==> flow/design.v <==
`timescale 1ns / 1ps
module debouncer(
   clk,       
   btn_in,
   btn_out
   );
   input clk;       
   input btn_in;
   output btn_out;
   reg r1, r2, r3;
   always @(posedge clk) begin
       r1 <= btn_in;
       r2 <= r1;
       r3 <= r2;
   end
   assign btn_out = r3;
endmodule
`timescale 1ns / 1ps
module clk5Hz(
    CLK,											 
    RST,											 
    CLKOUT										 
    );
	input CLK;
	input RST;
	output CLKOUT;
	reg CLKOUT;
	parameter cntEndVal = 24'h989680;
	reg [23:0] clkCount;
	always @(posedge CLK) begin
			if(RST == 1'b1) begin
					CLKOUT <= 1'b0;
					clkCount <= 24'h000000;
			end
			else begin
					if(clkCount == cntEndVal) begin
							CLKOUT <= ~CLKOUT;
							clkCount <= 24'h000000;
					end
					else begin
							clkCount <= clkCount + 1'b1;
					end
			end
	end
endmodule
`timescale 1ns / 1ps
module clk66kHZ(
        CLK,											 
    RST,											 
    CLKOUT,										 
    RISE,										 
    FALL										 
    );
	input CLK;
	input RST;
	output CLKOUT;
	output RISE;
	output FALL;
	reg CLKOUT;
	parameter cntEndVal = 10'b1011101110;
	reg [9:0] clkCount;
	assign RISE = ~RST & (clkCount == cntEndVal) & ~CLKOUT;
	assign FALL = ~RST & (clkCount == cntEndVal) & CLKOUT;
	always @(posedge CLK) begin
			if(RST == 1'b1) begin
					CLKOUT <= 1'b0;
					clkCount <= 10'b0000000000;
			end
			else begin
					if(clkCount == cntEndVal) begin
							CLKOUT <= ~CLKOUT;
							clkCount <= 10'b0000000000;
					end
					else begin
							clkCount <= clkCount + 1'b1;
					end
			end
	end
endmodule
`timescale 1ns / 1ps
module spiCtrl(
        CLK,
        EN,
        RST,
        sndRec,
        BUSY,
        DIN,
        RxData,
        SS,
        getByte,
        sndData,
        DOUT
    );
			input CLK;						 
			input EN;						 
			input RST;						 
			input sndRec;					 
			input BUSY;						 
			input [7:0] DIN;				 
			input [7:0] RxData;			 
			output SS;						 
			output getByte;				 
			output [7:0] sndData;		 
			output [39:0] DOUT;			 
			reg SS;
			reg getByte;
			reg [7:0] sndData;
			reg [39:0] DOUT;
			parameter [2:0] Idle = 3'd0,
								 Init = 3'd1,
								 Wait = 3'd2,
								 Check = 3'd3,
								 Done = 3'd4;
			reg [2:0] pState;
			reg [2:0] byteCnt;					 
			parameter byteEndVal = 3'd5;				 
			reg [39:0] tmpSR;		 
	always @(posedge CLK) begin
			if(RST == 1'b1) begin
					SS <= 1'b1;
					getByte <= 1'b0;
					sndData <= 8'h00;
					tmpSR <= 40'h0000000000;
					DOUT <= 40'h0000000000;
					byteCnt <= 3'd0;
					pState <= Idle;
			end
			else if(EN == 1'b1) begin
					case(pState)
								Idle : begin
										SS <= 1'b1;								 
										getByte <= 1'b0;						 
										sndData <= 8'h00;						 
										tmpSR <= 40'h0000000000;			 
										DOUT <= DOUT;							 
										byteCnt <= 3'd0;						 
										if(sndRec == 1'b1) begin
											pState <= Init;
										end
										else begin
											pState <= Idle;
										end
								end
								Init : begin
										SS <= 1'b0;								 
										getByte <= 1'b1;						 
										sndData <= DIN;						 
										tmpSR <= tmpSR;						 
										DOUT <= DOUT;							 
										if(BUSY == 1'b1) begin
												pState <= Wait;
												byteCnt <= byteCnt + 1'b1;	 
										end
										else begin
												pState <= Init;
										end
								end
								Wait : begin
										SS <= 1'b0;								 
										getByte <= 1'b0;						 
										sndData <= sndData;					 
										tmpSR <= tmpSR;						 
										DOUT <= DOUT;							 
										byteCnt <= byteCnt;					 
										if(BUSY == 1'b0) begin
												pState <= Check;
										end
										else begin
												pState <= Wait;
										end
								end
								Check : begin
										SS <= 1'b0;								 
										getByte <= 1'b0;						 
										sndData <= sndData;					 
										tmpSR <= {tmpSR[31:0], RxData};	 
										DOUT <= DOUT;							 
										byteCnt <= byteCnt;					 
										if(byteCnt == 3'd5) begin
												pState <= Done;
										end
										else begin
												pState <= Init;
										end
								end
								Done : begin
										SS <= 1'b1;							 
										getByte <= 1'b0;					 
										sndData <= 8'h00;					 
										tmpSR <= tmpSR;					 
										DOUT[39:0] <= tmpSR[39:0];		 
										byteCnt <= byteCnt;				 
										if(sndRec == 1'b0) begin
												pState <= Idle;
										end
										else begin
												pState <= Done;
										end
								end
								default : pState <= Idle;
						endcase
			end
	end
endmodule
`timescale 1ns / 1ps
module SPImode0(
    CLK,
    SCLKIN,
    RISE,
    FALL,
    RST,
    sndRec,
    DIN,
    MISO,
    MOSI,
    SCLK,
    BUSY,
    DOUT
    );
        input CLK;                         
        input SCLKIN;                      
        input RISE;                        
        input FALL;                        
        input RST;                         
        input sndRec;                     
        input [7:0] DIN;                 
        input MISO;                         
        output MOSI;                     
        output SCLK;                     
        output BUSY;                     
        output [7:0] DOUT;             
        wire MOSI;
        wire SCLK;
        wire [7:0] DOUT;
        reg BUSY;
        parameter [1:0] Idle = 2'd0,
                             Init = 2'd1,
                             RxTx = 2'd2,
                             Done = 2'd3;
        reg [4:0] bitCount;                             
        reg [7:0] rSR;                         
        reg [7:0] wSR;                         
        reg [1:0] pState;                     
        reg CE;                                         
        assign SCLK = (CE == 1'b1) ? SCLKIN : 1'b0;
        assign MOSI = wSR[7];
        assign DOUT = rSR;
        always @(posedge CLK) begin
                if(RST == 1'b1) begin
                        wSR <= 8'h00;
                end
                else if(FALL == 1'b1) begin
                        case(pState)
                                Idle : begin
                                        wSR <= DIN;
                                end
                                Init : begin
                                        wSR <= wSR;
                                end
                                RxTx : begin
                                        if(CE == 1'b1) begin
                                                wSR <= {wSR[6:0], 1'b0};
                                        end
                                end
                                Done : begin
                                        wSR <= wSR;
                                end
                        endcase
                end
        end
        always @(posedge CLK) begin
                if(RST == 1'b1) begin
                        rSR <= 8'h00;
                end
                else if(RISE == 1'b1) begin
                        case(pState)
                                Idle : begin
                                        rSR <= rSR;
                                end
                                Init : begin
                                        rSR <= rSR;
                                end
                                RxTx : begin
                                        if(CE == 1'b1) begin
                                                rSR <= {rSR[6:0], MISO};
                                        end
                                end
                                Done : begin
                                        rSR <= rSR;
                                end
                        endcase
                end
        end
        always @(posedge CLK) begin
                if(RST == 1'b1) begin
                        CE <= 1'b0;                 
                        BUSY <= 1'b0;             
                        bitCount <= 4'h0;         
                        pState <= Idle;         
                end
                else if(FALL == 1'b1) begin
                        case (pState)
                            Idle : begin
                                    CE <= 1'b0;                 
                                    BUSY <= 1'b0;             
                                    bitCount <= 4'd0;         
                                    if(sndRec == 1'b1) begin
                                        pState <= Init;
                                    end
                                    else begin
                                        pState <= Idle;
                                    end
                            end
                            Init : begin
                                    BUSY <= 1'b1;             
                                    bitCount <= 4'h0;         
                                    CE <= 1'b0;                 
                                    pState <= RxTx;         
                            end
                            RxTx : begin
                                    BUSY <= 1'b1;                         
                                    bitCount <= bitCount + 1'b1;     
                                    if(bitCount >= 4'd8) begin
                                            CE <= 1'b0;
                                    end
                                    else begin
                                            CE <= 1'b1;
                                    end
                                    if(bitCount == 4'd8) begin
                                            pState <= Done;
                                    end
                                    else begin
                                            pState <= RxTx;
                                    end
                            end
                            Done : begin
                                    CE <= 1'b0;             
                                    BUSY <= 1'b1;         
                                    bitCount <= 4'd0;     
                                    pState <= Idle;
                            end
                            default : pState <= Idle;
                        endcase
                end
        end
endmodule
`timescale 1ns / 1ps
module PmodJSTK(
        CLK,
			RST,
			sndRec,
			DIN,
			MISO,
			SS,
			SCLK,
			MOSI,
			DOUT
    );
			input CLK;						 
			input RST;						 
			input sndRec;					 
			input [7:0] DIN;				 
			input MISO;						 
			output SS;						 
			output SCLK;					 
			output MOSI;					 
			output [39:0] DOUT;			 
			wire SS;
			wire SCLK;
			wire MOSI;
			wire [39:0] DOUT;
			wire getByte;									 
			wire [7:0] sndData;							 
			wire [7:0] RxData;							 
			wire BUSY;										 
			wire iSCLK_rise;								 
			wire iSCLK_fall;								 
			wire iSCLK;										 
			spiCtrl SPI_Ctrl(
					.CLK(CLK),
					.EN(iSCLK_fall),
					.RST(RST),
					.sndRec(sndRec),
					.BUSY(BUSY),
					.DIN(DIN),
					.RxData(RxData),
					.SS(SS),
					.getByte(getByte),
					.sndData(sndData),
					.DOUT(DOUT)
			);
			SPImode0 SPI_Int(
					.CLK(CLK),
					.SCLKIN(iSCLK),
					.RISE(iSCLK_rise),
					.FALL(iSCLK_fall),
					.RST(RST),
					.sndRec(getByte),
					.DIN(sndData),
					.MISO(MISO),
					.MOSI(MOSI),
					.SCLK(SCLK),
					.BUSY(BUSY),
					.DOUT(RxData)
			);
			clk66kHZ SerialClock(
					.CLK(CLK),
					.RST(RST),
					.CLKOUT(iSCLK),
					.RISE(iSCLK_rise),
					.FALL(iSCLK_fall)
			);
endmodule
`timescale 1ns / 1ps
module VGAdriver(
    input clk,    
    input reset,         
    output video_on,     
    output hsync,        
    output vsync,        
    output p_tick,       
    output [9:0] x,      
    output [9:0] y       
    );
    parameter HD = 640;              
    parameter HF = 48;               
    parameter HB = 16;               
    parameter HR = 96;               
    parameter HMAX = HD+HF+HB+HR-1;  
    parameter VD = 480;              
    parameter VF = 10;               
    parameter VB = 33;               
    parameter VR = 2;                
    parameter VMAX = VD+VF+VB+VR-1;  
	reg  [1:0] r_25MHz;
	wire w_25MHz;
	always @(posedge clk)
		if(reset)
		  r_25MHz <= 0;
		else
		  r_25MHz <= r_25MHz + 1;
	assign w_25MHz = (r_25MHz == 0) ? 1 : 0;  
    reg [9:0] h_count_reg, h_count_next;
    reg [9:0] v_count_reg, v_count_next;
    reg v_sync_reg, h_sync_reg;
    wire v_sync_next, h_sync_next;
    always @(posedge clk)
        if(reset) begin
            v_count_reg <= 0;
            h_count_reg <= 0;
            v_sync_reg  <= 1'b0;
            h_sync_reg  <= 1'b0;
        end
        else begin
            v_count_reg <= v_count_next;
            h_count_reg <= h_count_next;
            v_sync_reg  <= v_sync_next;
            h_sync_reg  <= h_sync_next;
        end
    always @(posedge clk)                            
        if(reset)
            h_count_next <= 0;
        else if(w_25MHz)
            if(h_count_reg == HMAX)                  
                h_count_next <= 0;
            else
                h_count_next <= h_count_reg + 1;         
    always @(posedge clk)
        if(reset)
            v_count_next <= 0;
        else if(w_25MHz)
            if(h_count_reg == HMAX)                  
                if((v_count_reg == VMAX))            
                    v_count_next <= 0;
                else
                    v_count_next <= v_count_reg + 1;
    assign h_sync_next = (h_count_reg >= (HD+HB) && h_count_reg <= (HD+HB+HR-1));
    assign v_sync_next = (v_count_reg >= (VD+VB) && v_count_reg <= (VD+VB+VR-1));
    assign video_on = (h_count_reg < HD) && (v_count_reg < VD);  
    assign hsync  = h_sync_reg;
    assign vsync  = v_sync_reg;
    assign x      = h_count_reg;
    assign y      = v_count_reg;
    assign p_tick = w_25MHz;
endmodule
`timescale 1ns / 1ps
`timescale 1ns / 1ps
module pixelGenerator(
    clk, reset, up, down, video_on, x, y, switch, posdata, score, pause,
    rgb
    );
    input clk;  
    input reset;    
    input up;
    input down;
    input video_on;
    input [9:0] x;
    input [9:0] y;
    input [9:0] posdata;
    input switch;
    input pause;
    output reg score;
    output reg [11:0] rgb;
        parameter X_MAX = 639;
        parameter Y_MAX = 479;
        wire refresh_tick;
        assign refresh_tick = ((y == 481) && (x == 0)) ? 1 : 0;  
        parameter X_WALL_L = 32;    
        parameter X_WALL_R = 39;     
        parameter X_PAD_L = 600;
        parameter X_PAD_R = 603;     
        wire [9:0] y_pad_t, y_pad_b;
        parameter PAD_HEIGHT = 72;   
        reg [9:0] y_pad_reg, y_pad_next;
        parameter PAD_VELOCITY = 3;      
        parameter BALL_SIZE = 8;
        wire [9:0] x_ball_l, x_ball_r;
        wire [9:0] y_ball_t, y_ball_b;
        reg [9:0] y_ball_reg, x_ball_reg;
        wire [9:0] y_ball_next, x_ball_next;
        reg [9:0] x_delta_reg, x_delta_next;
        reg [9:0] y_delta_reg, y_delta_next;
        parameter BALL_VELOCITY_POS = 2;
        parameter BALL_VELOCITY_NEG = -2;
        wire [2:0] rom_addr, rom_col;    
        reg [7:0] rom_data;              
        wire rom_bit;                    
        always @(posedge clk)
            if(reset) begin
                y_pad_reg <= 0;
                x_ball_reg <= 10'd320;           
                y_ball_reg <= 10'd240;
                x_delta_reg <= 10'h002;
                y_delta_reg <= 10'h002;
            end else if(pause) begin
                y_pad_reg <= y_pad_reg;
                x_ball_reg <= x_ball_reg;
                y_ball_reg <= y_ball_reg;
                x_delta_reg <= x_delta_reg;
                y_delta_reg <= y_delta_reg;
            end else begin
                y_pad_reg <= y_pad_next;
                x_ball_reg <= x_ball_next;
                y_ball_reg <= y_ball_next;
                x_delta_reg <= x_delta_next;
                y_delta_reg <= y_delta_next;
            end
        always @*
            case(rom_addr)
                3'b000 :    rom_data = 8'b00111100;  
                3'b001 :    rom_data = 8'b01111110;  
                3'b010 :    rom_data = 8'b11111111;  
                3'b011 :    rom_data = 8'b11111111;  
                3'b100 :    rom_data = 8'b11111111;  
                3'b101 :    rom_data = 8'b11111111;  
                3'b110 :    rom_data = 8'b01111110;  
                3'b111 :    rom_data = 8'b00111100;  
            endcase
        wire wall_on, pad_on, sq_ball_on, ball_on;
        wire [11:0] wall_rgb, pad_rgb, ball_rgb, bg_rgb;
        assign wall_on = ((X_WALL_L <= x) && (x <= X_WALL_R)) ? 1 : 0;
        assign wall_rgb = 12'hAAA;       
        assign pad_rgb = 12'hAAA;        
        assign ball_rgb = 12'hFFF;       
        assign bg_rgb = 12'h111;        
        assign y_pad_t = y_pad_reg;                              
        assign y_pad_b = y_pad_t + PAD_HEIGHT - 1;               
        assign pad_on = (X_PAD_L <= x) && (x <= X_PAD_R) &&      
                        (y_pad_t <= y) && (y <= y_pad_b);
                always @* begin
                    if(switch == 1) begin
                    y_pad_next = y_pad_reg;      
                    if(refresh_tick)
                        if(up & (y_pad_t > PAD_VELOCITY))
                            y_pad_next = y_pad_reg - PAD_VELOCITY;
                        else if(down & (y_pad_b < (Y_MAX - PAD_VELOCITY))) 
                           y_pad_next = y_pad_reg + PAD_VELOCITY;
                    end else begin
                        y_pad_next = y_pad_reg;      
                        if(refresh_tick)
                            if((posdata > 10'd530) & (y_pad_t > PAD_VELOCITY))
                                y_pad_next = y_pad_reg - PAD_VELOCITY; 
                            else if((posdata < 10'd500) & (y_pad_b < (Y_MAX - PAD_VELOCITY)))
                                y_pad_next = y_pad_reg + PAD_VELOCITY;
                    end
                end
                assign x_ball_l = x_ball_reg;
                assign y_ball_t = y_ball_reg;
                assign x_ball_r = x_ball_l + BALL_SIZE - 1;
                assign y_ball_b = y_ball_t + BALL_SIZE - 1;
                assign sq_ball_on = (x_ball_l <= x) && (x <= x_ball_r) &&
                                    (y_ball_t <= y) && (y <= y_ball_b);
                assign rom_addr = y[2:0] - y_ball_t[2:0];    
                assign rom_col = x[2:0] - x_ball_l[2:0];     
                assign rom_bit = rom_data[rom_col];          
                assign ball_on = sq_ball_on & rom_bit;       
                assign x_ball_next = (refresh_tick) ? x_ball_reg + x_delta_reg : x_ball_reg;
                assign y_ball_next = (refresh_tick) ? y_ball_reg + y_delta_reg : y_ball_reg;    
                always @* begin
                    score = 1'b0;
                    x_delta_next = x_delta_reg;
                    y_delta_next = y_delta_reg;
                    if(y_ball_t < 1)                                             
                        y_delta_next = BALL_VELOCITY_POS;                        
                    else if(y_ball_b > Y_MAX)                                    
                        y_delta_next = BALL_VELOCITY_NEG;                        
                    else if(x_ball_l <= X_WALL_R)                                
                        x_delta_next = BALL_VELOCITY_POS;                        
                    else if((X_PAD_L <= x_ball_r) && (x_ball_r <= X_PAD_R) &&
                            (y_pad_t <= y_ball_b) && (y_ball_t <= y_pad_b)) begin     
                        x_delta_next = BALL_VELOCITY_NEG;                        
                        score = 1'b1;
                        end
                end  
                always @*
                    if(~video_on)
                        rgb = 12'h000;       
                    else
                        if(wall_on)
                            rgb = wall_rgb;      
                        else if(pad_on)
                            rgb = pad_rgb;       
                        else if(ball_on)
                            rgb = ball_rgb;      
                        else
                            rgb = bg_rgb;        
            endmodule
`timescale 1ns / 1ps
module scorecounter(
   input clk,
   input reset,
   input d_inc, d_clr,
   output [3:0] dig0, dig1, dig2, dig3
   );
   reg [3:0] r_dig0, r_dig1, r_dig2, r_dig3;
   reg d_inc_q;      
   always @(posedge clk)
       if(reset)
           d_inc_q <= 1'b0;
       else
           d_inc_q <= d_inc;
   always @(posedge clk)
       if(reset) begin
           r_dig3 <= 0;
           r_dig2 <= 0;
           r_dig1 <= 0;
           r_dig0 <= 0;
       end else begin
            if(d_inc & ~d_inc_q) begin
                if (r_dig0 == 9 && r_dig1 == 9) begin
                            r_dig0 <= 0;
                            r_dig1 <= 0;
                            if (r_dig2 == 9 && r_dig3 == 9) begin
                                r_dig2 <= 4'b0;
                                r_dig3 <= 4'b0;
                            end
                            else if (r_dig2 == 9) begin
                                r_dig2 <= 4'b0;
                                r_dig3 <= r_dig3 + 4'b1;
                            end
                            else begin
                                r_dig2 <= r_dig2 + 4'b1;
                            end
                        end
                        else if (r_dig0 == 9) begin
                            r_dig0 <= 4'b0;
                            r_dig1 <= r_dig1 + 4'b1;
                        end
                        else begin
                            r_dig0 <= r_dig0 + 4'b1;
                        end
                    end 
            end
   assign dig0 = r_dig0;
   assign dig1 = r_dig1;
   assign dig2 = r_dig2;
   assign dig3 = r_dig3;
endmodule
`timescale 1ns / 1ps
module sevenSeg(
		CLK,
		RST,
		DIN1,
		DIN2,
		DIN3,
        DIN4,
		AN,
		SEG
   );
			input CLK;						 
			input RST;						 
			input [3:0] DIN1;				 
			input [3:0] DIN2;				 
			input [3:0] DIN3;				 
			input [3:0] DIN4;				 
			output [3:0] AN;				 
			output [6:0] SEG;				 
			reg [3:0] AN;
			reg [6:0] SEG;
			parameter cntEndVal = 16'hC350;
			reg [15:0] clkCount;
			reg DCLK;
			reg [1:0] CNT;
			wire [15:0] bcdData1;
			wire [15:0] bcdData2;
			reg [3:0] muxData;
			always @(*) begin
					if(RST == 1'b1) begin
							muxData = 4'b0000;
					end
					else begin
							case (CNT)
									2'b00 : muxData = DIN1;
									2'b01 : muxData = DIN2;
									2'b10 : muxData = DIN3;
									2'b11 : muxData = DIN4;
							endcase
					end
			end
			always @(posedge CLK) begin
					if(RST == 1'b1) begin
							SEG <= 7'b1000000;
					end
					else if(DCLK == 1'b1) begin
							case (muxData)
									4'h0 : SEG <= 7'b1000000;   
									4'h1 : SEG <= 7'b1111001;   
									4'h2 : SEG <= 7'b0100100;   
									4'h3 : SEG <= 7'b0110000;   
									4'h4 : SEG <= 7'b0011001;   
									4'h5 : SEG <= 7'b0010010;   
									4'h6 : SEG <= 7'b0000010;   
									4'h7 : SEG <= 7'b1111000;   
									4'h8 : SEG <= 7'b0000000;   
									4'h9 : SEG <= 7'b0010000;   
									default : SEG <= 7'b1111111;
							endcase
					end
			end
			always @(posedge CLK) begin
					if(RST == 1'b1) begin
							AN <= 4'b0000;
					end
					else if(DCLK == 1'b1) begin
							case (CNT)
									4'h0 : AN <= 4'b1110;   
									4'h1 : AN <= 4'b1101;   
									4'h2 : AN <= 4'b1011;   
									4'h3 : AN <= 4'b0111;   
									default : AN <= 4'b1111;
							endcase
					end
			end	
			always @(posedge CLK) begin
					if(RST == 1'b1)
							CNT <= 2'b00;
					else if(DCLK == 1'b1)
							CNT <= CNT + 1'b1;
			end
			always @(posedge CLK) begin
							if(RST == 1'b1) begin
									DCLK <= 1'b0;
									clkCount <= 16'h0000;
							end
							else if(clkCount == cntEndVal) begin
									DCLK <= 1'b1;
									clkCount <= 16'h0000;
							end
							else begin
									DCLK <= 1'b0;
									clkCount <= clkCount + 1'b1;
							end
			end
endmodule
`timescale 1ns / 1ps
module top(
        clk, reset, up, down, hsync, vsync, rgb, pmod_switch, pause_switch,
         MISO, SW, SS, MOSI, SCLK, LED, an, seg
    );
     input clk;
     input reset;
     input up;
     input down;
     input pmod_switch;
     input pause_switch;
     output hsync;
     output vsync;
     output [11:0] rgb;
     input MISO;					 
     input [2:0] SW;             
     output SS;                     
     output MOSI;                 
     output SCLK;                 
     output [2:0] LED;			 
     output [3:0] an;			 
     output [6:0] seg;             
     wire w_reset, w_up, w_down, w_vid_on, w_p_tick;
     wire [9:0] w_x, w_y;
     reg [11:0] rgb_reg;
     wire [11:0] rgb_next;
     wire SS;						 
     wire MOSI;                     
     wire SCLK;                     
     reg [2:0] LED;                 
     wire [3:0] an;                 
     wire [6:0] seg;             
     wire [7:0] sndData;
     wire sndRec;
     wire [39:0] jstkData;
     wire [9:0] posData;
     wire score;
     wire [3:0] dig0, dig1, dig2, dig3;
     reg d_inc, d_clr;
     PmodJSTK PmodJSTK_Int(
             .CLK(clk),
             .RST(reset),
             .sndRec(sndRec),
             .DIN(sndData),
             .MISO(MISO),
             .SS(SS),
             .SCLK(SCLK),
             .MOSI(MOSI),
             .DOUT(jstkData)
                 );
      clk5Hz genSndRec(
             .CLK(clk),
             .RST(reset),
             .CLKOUT(sndRec)
     );
      assign posData = {jstkData[25:24], jstkData[39:32]};
      assign sndData = {8'b100000, {SW[1], SW[2]}};
      always @(*) begin
              if(reset == 1'b1) begin
                      LED = 3'b000;
              end
              else begin
                      LED = {jstkData[1], {jstkData[2], jstkData[0]}};
              end
      end
     VGAdriver vga(.clk(clk), .reset(w_reset), .video_on(w_vid_on), .hsync(hsync), .vsync(vsync), .p_tick(w_p_tick), .x(w_x), .y(w_y));
     pixelGenerator pg(.clk(clk), .reset(w_reset), .up(w_up), .down(w_down),.video_on(w_vid_on), .x(w_x), .y(w_y), .switch(pmod_switch), .posdata(posData), .score(score), .pause(pause_switch), .rgb(rgb_next));
     debouncer btReset(.clk(clk), .btn_in(reset), .btn_out(w_reset));
     debouncer btnU(.clk(clk), .btn_in(up), .btn_out(w_up));
     debouncer btnD(.clk(clk), .btn_in(down), .btn_out(w_down));
     scorecounter gs(.clk(clk), .reset(reset), .d_inc(d_inc), .d_clr(d_clr), .dig0(dig0), .dig1(dig1), .dig2(dig2), .dig3(dig3));
     sevenSeg display(
                              .CLK(clk),
                              .RST(reset),
                              .DIN1(dig0),
                              .DIN2(dig1),
                              .DIN3(dig2),
                              .DIN4(dig3),
                              .AN(an),
                              .SEG(seg)
                      );
      always @(*) begin
            d_clr = 1'b0; 
            d_inc = 1'b0;
            if(score)
                d_inc = 1'b1;
      end                
     always @(posedge clk)
         if(w_p_tick)
             rgb_reg <= rgb_next;
     assign rgb = rgb_reg;
endmodule
Lab notebook: top

---- From RTL to reports: top ----
Module top before and after one edit of its RTL, step after step.
Lines under "original" count in the file above, lines under "edited" in the edited file.
"change": "edited" minus "original" as printed here. "rel. change": 100 x difference / "original".
Operators: Yosys type, input widths -> output width; for muxes data width and select width s.
Cell names lack the library's common part.
The mark n/a stands for no value.
design
  top ..................................... top
  clock input ............................. clk
  standard-cell library ................... sky130hd
  library corner .......................... tt_025C_1v80

---- The edit ----
The edit as a unified diff against the file above.
A script made this edit. It changes what the design does and was not meant as an optimisation.
begin of diff
@@ -448,5 +448,4 @@
         if(reset) begin
             v_count_reg <= 0;
-            h_count_reg <= 0;
             v_sync_reg  <= 1'b0;
             h_sync_reg  <= 1'b0;
@@ -454,8 +453,8 @@
         else begin
             v_count_reg <= v_count_next;
-            h_count_reg <= h_count_next;
             v_sync_reg  <= v_sync_next;
             h_sync_reg  <= h_sync_next;
         end
+    always @(*) h_count_reg = h_count_next;
     always @(posedge clk)                            
         if(reset)
end of diff

---- After elaboration ----
Source: Yosys, flattened and elaborated, memories not mapped. Widths are those after wreduce. Registers that Yosys merges into a memory's read port (data or address) are not register bits. Print and check cells do not count. Equal cells are merged and count once.
Memory sizes are those after Yosys's memory passes, which may raise the word count (mostly to a power of two), join words into wider ones and drop unused or constant bits.
operators by class
  what                              original  edited  change  rel. change (%)
  add/sub/neg operators             25        25      0       0.00
  multiply operators                0         0       0       n/a
  divide/modulo/power cells         0         0       0       n/a
  magnitude comparators             28        28      0       0.00
  equality and inequality tests     25        25      0       0.00
  shift operators                   1         1       0       0.00
  multiplexer cells                 59        59      0       0.00
  bitwise gates (word level)        17        17      0       0.00
  reductions and logical operators  57        57      0       0.00
Unchanged operator kinds not shown: 70.
storage and ports
  what                             original  edited  change  rel. change (%)
  register bits after elaboration  312       302     -10     -3.21
  bits in latches                  0         0       0       n/a
  memory bits (writable)           0         0       0       n/a
  memory bits (read-only)          144       144     0       0.00
  word width x clocked read ports  7         7       0       0.00
  memories kept                    2         2       0       0.00
  input port bits                  10        10      0       0.00
  output and inout port bits       31        31      0       0.00
  cells after elaboration          263       262     -1      -0.38
memories
  what                                          original               edited
  shape (words x width / read and write ports)  16x7 r1 w0; 8x4 r1 w0  16x7 r1 w0; 8x4 r1 w0

---- Longest topological paths ----
Depth = most cells in a row (Yosys ltp): at word level without a register or memory, in the mapped netlist without a sequential cell, where the memories' decode and read muxes count.
logic depth
  what                           original  edited  change  rel. change (%)
  word-level depth               13        13      0       0.00
  ABC_AREA                       0         0       n/a     n/a
  depth in mapped cells          17        16      -1      -5.88
  gate-level depth less buffers  15        14      -1      -6.67

---- Mapped cells and area ----
The flow's flattened synthesis, as Yosys stat reports it; memories are mapped. The netlist is that of the ABC_AREA named above (0 if unset); the other value can give another one.
cell types
  type       original  edited  change  rel. change (%)
  nor2_1     204       238     +34     +16.67
  a21oi_1    98        77      -21     -21.43
  nand2_1    99        85      -14     -14.14
  nand4_1    28        40      +12     +42.86
  clkbuf_1   52        63      +11     +21.15
  dfxtp_1    259       249     -10     -3.86
  nor2b_1    37        27      -10     -27.03
  a21o_1     14        24      +10     +71.43
  o21ai_0    60        51      -9      -15.00
  mux2i_1    33        41      +8      +24.24
  o22ai_1    10        2       -8      -80.00
  o2bb2ai_1  9         1       -8      -88.89
  or3_1      21        14      -7      -33.33
  buf_1      9         4       -5      -55.56
  inv_1      80        76      -4      -5.00
  o211ai_1   13        9       -4      -30.77
  nand2b_1   8         12      +4      +50.00
  nor4b_1    3         7       +4      +133.33
Unchanged cell types not shown: 16.
The list need not be complete.
synthesis totals
  what                                 original  edited   change  rel. change (%)
  mapped cells                         1613      1604     -9      -0.56
  cell area after synthesis (sq um)    13997.2   13785.7  -211.5  -1.51
  sequential part of the area (sq um)  5275.1    5074.9   -200.2  -3.80
  flip-flops                           262       252      -10     -3.82
  buffers                              83        81       -2      -2.41
The figures by module come from a second, unflattened synthesis with its own total; it is not the netlist above.
unflattened totals
  what                                             original  edited   change  rel. change (%)
  cells (unflattened synthesis)                    1750      1724     -26     -1.49
  area total of the unflattened synthesis (sq um)  15811.4   15566.2  -245.2  -1.55
Each row is one instance without its submodules.
modules, original
  module            instances  cells  area (sq um)  sequential area (sq um)
  pixelGenerator    1          598    4643.2        600.6
  spiCtrl           1          353    3435.8        1961.9
  VGAdriver         1          178    1731.7        880.8
  sevenSeg          1          184    1652.8        600.6
  clk5Hz            1          137    1177.4        500.5
  SPImode0          1          118    1173.6        540.5
  (name not given)  1          98     897.1         340.3
  clk66kHZ          1          58     533.0         220.2
  top               1          17     386.6         360.3
  debouncer         3          3      60.1          60.1
  PmodJSTK          1          0      0.0           0.0
modules, edited
  module            instances  cells  area (sq um)  sequential area (sq um)
  pixelGenerator    1          598    4643.2        600.6
  spiCtrl           1          353    3435.8        1961.9
  sevenSeg          1          184    1652.8        600.6
  VGAdriver         1          152    1486.4        680.7
  clk5Hz            1          137    1177.4        500.5
  SPImode0          1          118    1173.6        540.5
  (name not given)  1          98     897.1         340.3
  clk66kHZ          1          58     533.0         220.2
  top               1          17     386.6         360.3
  debouncer         3          3      60.1          60.1
  PmodJSTK          1          0      0.0           0.0

---- Timing after synthesis ----
Path of least setup slack by OpenSTA after synthesis, without wires, with an ideal clock, recovery checks aside; 20% of the period is set as input and as output delay. Where synthesis merged equal registers, the netlist keeps one of their names.
timing post-synthesis
  what                                 original         edited           change  rel. change (%)
  path type                            input-to-output  input-to-output  n/a     n/a
  from                                 input reset      input reset      n/a     n/a
  to                                   output LED[0]    output LED[0]    n/a     n/a
  period (ns)                          10.0             10.0             0.0     0.00
  input delay (ns)                     2.000            2.000            0.000   0.00
  output delay (ns)                    2.000            2.000            0.000   0.00
  time at the first pin (ns)           2.000            2.000            0.000   0.00
  arrival time (ns)                    2.773            2.841            +0.068  +2.45
  required time (ns)                   8.000            8.000            0.000   0.00
  path slack (ns)                      5.227            5.159            -0.068  n/a
  delay of the path (ns)               0.773            0.841            +0.068  +8.80
  stages                               4                4                0       0.00
  path buffers                         3                3                0       0.00
  period reached after synthesis (ns)  4.773            4.841            +0.068  +1.42
"delay of the path" is the arrival time less input delay plus setup time.
At an output port there is no setup time.
"stages" counts driving pins, that of a launching flip-flop among them; a cell with two outputs on the path counts twice.
"period reached after synthesis" is the clock period less the worst setup slack; recovery checks do not enter. This is arithmetic on one report: input and output delays are still those of the set period (20% each).
Between the ends stands the longest chain of elaborated cells between them, by number of cells; it is not shown to be the way that was timed. Of several equally long chains one is given.
A line is the first line of the expression or statement that the cell stems from. Yosys adds cells for indexed reads and writes and turns some case tables into memories.
between the ends, post-synthesis, original
  cell sequence ........................... clkbuf_1 > buf_4 > clkbuf_1 > nor2b_1
  length of the longest elaborated chain .. 1
  elaborated cells between the ends (all ways) .. 1
  source lines of those cells ............. 1
  those cells by class .................... 1 x mux
ends and longest elaborated chain, post-synthesis, original
  what         RTL line  RTL
  from (decl)  781       input reset;
  $mux 3       833       if(reset == 1'b1) begin
  to (decl)    794       output [2:0] LED;
between the ends, post-synthesis, edited
  cell sequence ........................... clkbuf_1 > clkbuf_1 > clkbuf_1 > nor2b_1
  length of the longest elaborated chain .. 1
  elaborated cells between the ends (all ways) .. 1
  source lines of those cells ............. 1
  those cells by class .................... 1 x mux
ends and longest elaborated chain, post-synthesis, edited
  what         RTL line  RTL
  from (decl)  780       input reset;
  $mux 3       832       if(reset == 1'b1) begin
  to (decl)    793       output [2:0] LED;

---- Worst path after layout ----
Path of least setup slack in the final report of each run of set A (OpenROAD, finished layout, wires in). Where an end is a register, its clock arrival counts in the times.
timing after layout
  what                        original                  edited                    change  rel. change (%)
  path type                   reg-to-reg                reg-to-reg                n/a     n/a
  from                        register pg.y_pad_reg[0]  register pg.y_pad_reg[0]  n/a     n/a
  to                          register gs.r_dig2[3]     register gs.r_dig1[1]     n/a     n/a
  period (ns)                 5.12                      5.12                      0.00    0.00
  setup time (ns)             0.07                      0.07                      0.00    n/a
  time at the first pin (ns)  0.57                      0.55                      -0.02   -3.51
  arrival time (ns)           4.90                      4.99                      +0.09   +1.84
  required time (ns)          5.62                      5.60                      -0.02   -0.36
  path slack (ns)             0.71                      0.61                      -0.10   n/a
  stages                      14                        14                        0       0.00
  path buffers                0                         0                         0       n/a
Between the ends stands the longest chain of elaborated cells between them, by number of cells; it is not shown to be the way that was timed. Of several equally long chains one is given.
At most two assigning lines are given for a register; there are more.
between the ends, after layout, original
  cell sequence ........................... dfxtp_1 > inv_1 > ha_1 > nand2b_4 > nand2_1 > xnor2_1 > ha_1 > and4_1 > a221oi_1 > o221ai_2 > a2111oi_4 > o2111ai_2 > or4_1 > a21oi_1
  length of the longest elaborated chain .. 11
  elaborated cells between the ends (all ways) .. 13
  source lines of those cells ............. 8
  those cells by class .................... 2 x add/sub; 2 x compare; 5 x mux; 1 x logic; 3 x reduce/logical
ends and longest elaborated chain, after layout, original
  what               RTL line  RTL
  from (decl)        514       reg [9:0] y_pad_reg, y_pad_next;
  from (assign)      536       y_pad_reg <= y_pad_reg;
  from (assign)      542       y_pad_reg <= y_pad_next;
  $add 10x7->10      567       assign y_pad_b = y_pad_t + PAD_HEIGHT - 1;
  $sub 10x1->10      567
  $le 10x10->1       610       (y_pad_t <= y_ball_b) && (y_ball_t <= y_pad_b)) begin
  $logic_and 1x1->1  609       else if((X_PAD_L <= x_ball_r) && (x_ball_r <= X_PAD_R) &&
  $mux 1             609
  $mux 1             607       else if(x_ball_l <= X_WALL_R)
  $mux 1             605       else if(y_ball_b > Y_MAX)
  $mux 1             603       if(y_ball_t < 1)
  $mux 1             859
  $and 1x1->1        649       if(d_inc & ~d_inc_q) begin
  $reduce_and 2->1   n/a
  to (assign)        645       r_dig2 <= 0;
  to (assign)        662       r_dig2 <= r_dig2 + 4'b1;
  to (decl)          635       reg [3:0] r_dig0, r_dig1, r_dig2, r_dig3;
Nets of the timed path that keep an RTL name, with a line that drives or declares them; the list need not be complete.
named nets, after layout, original
  signal         RTL line
  pg.y_pad_b[0]  567
between the ends, after layout, edited
  cell sequence ........................... dfxtp_1 > or3_1 > a21oi_1 > nor2_1 > xnor2_1 > ha_1 > and2_1 > a311oi_1 > nand3_1 > a211o_1 > a2111o_1 > or3_1 > or4_1 > a21oi_1
  length of the longest elaborated chain .. 11
  elaborated cells between the ends (all ways) .. 13
  source lines of those cells ............. 8
  those cells by class .................... 2 x add/sub; 2 x compare; 5 x mux; 1 x logic; 3 x reduce/logical
ends and longest elaborated chain, after layout, edited
  what               RTL line  RTL
  from (decl)        513       reg [9:0] y_pad_reg, y_pad_next;
  from (assign)      535       y_pad_reg <= y_pad_reg;
  from (assign)      541       y_pad_reg <= y_pad_next;
  $add 10x7->10      566       assign y_pad_b = y_pad_t + PAD_HEIGHT - 1;
  $sub 10x1->10      566
  $le 10x10->1       609       (y_pad_t <= y_ball_b) && (y_ball_t <= y_pad_b)) begin
  $logic_and 1x1->1  608       else if((X_PAD_L <= x_ball_r) && (x_ball_r <= X_PAD_R) &&
  $mux 1             608
  $mux 1             606       else if(x_ball_l <= X_WALL_R)
  $mux 1             604       else if(y_ball_b > Y_MAX)
  $mux 1             602       if(y_ball_t < 1)
  $mux 1             858
  $and 1x1->1        648       if(d_inc & ~d_inc_q) begin
  $reduce_and 2->1   n/a
  to (assign)        645       r_dig1 <= 0;
  to (assign)        666       r_dig1 <= r_dig1 + 4'b1;
  to (decl)          634       reg [3:0] r_dig0, r_dig1, r_dig2, r_dig3;

---- Flow runs ----
Both versions went through the flow (Yosys, OpenROAD) with the same settings in each pair. Constraints: input delay and output delay 20% of the set period each, output load 0.01 pF.
flow settings, set A
  CORE_UTILIZATION ........................ 40
  period_ns ............................... 5.12
  CAP_MARGIN .............................. 20
  CORE_MARGIN ............................. 2
  SLEW_MARGIN ............................. 20
results, set A
  what                                      original  edited   change  rel. change (%)
  netlist area reported by Yosys (sq um)    13997.2   13785.7  -211.5  -1.51
  full die area (sq um)                     36505.8   35965.2  -540.6  -1.48
  standard-cell area after routing (sq um)  15556.2   15568.7  +12.5   +0.08
  utilization in the final report (%)       45.0      46.2     +1.2    n/a
  setup slack of the worst path (ns)        0.714     0.615    -0.099  n/a
  post-route setup TNS (ns)                 0.000     0.000    0.000   n/a
  post-route worst hold slack (ns)          0.325     0.325    0.000   n/a
flow settings, set B
  CAP_MARGIN .............................. 35
  CELL_PAD_IN_SITES_DETAIL_PLACEMENT ...... 2
  CORE_MARGIN ............................. 6
  CORE_UTILIZATION ........................ 43
  GPL_ROUTABILITY_DRIVEN .................. 0
  GPL_TIMING_DRIVEN ....................... 1
  MIN_ROUTING_LAYER ....................... met2
  PLACE_DENSITY ........................... 0.38
  SLEW_MARGIN ............................. 0
  period_ns ............................... 4.34
results, set B
  what                                      original  edited   change  rel. change (%)
  netlist area reported by Yosys (sq um)    13997.2   13785.7  -211.5  -1.51
  full die area (sq um)                     37025.5   36500.1  -525.4  -1.42
  standard-cell area after routing (sq um)  15976.6   15735.1  -241.5  -1.51
  utilization in the final report (%)       50.2      49.9     -0.3    n/a
  setup slack of the worst path (ns)        0.355     0.135    -0.220  n/a
  post-route setup TNS (ns)                 0.000     0.000    0.000   n/a
  post-route worst hold slack (ns)          0.317     0.327    +0.010  n/a
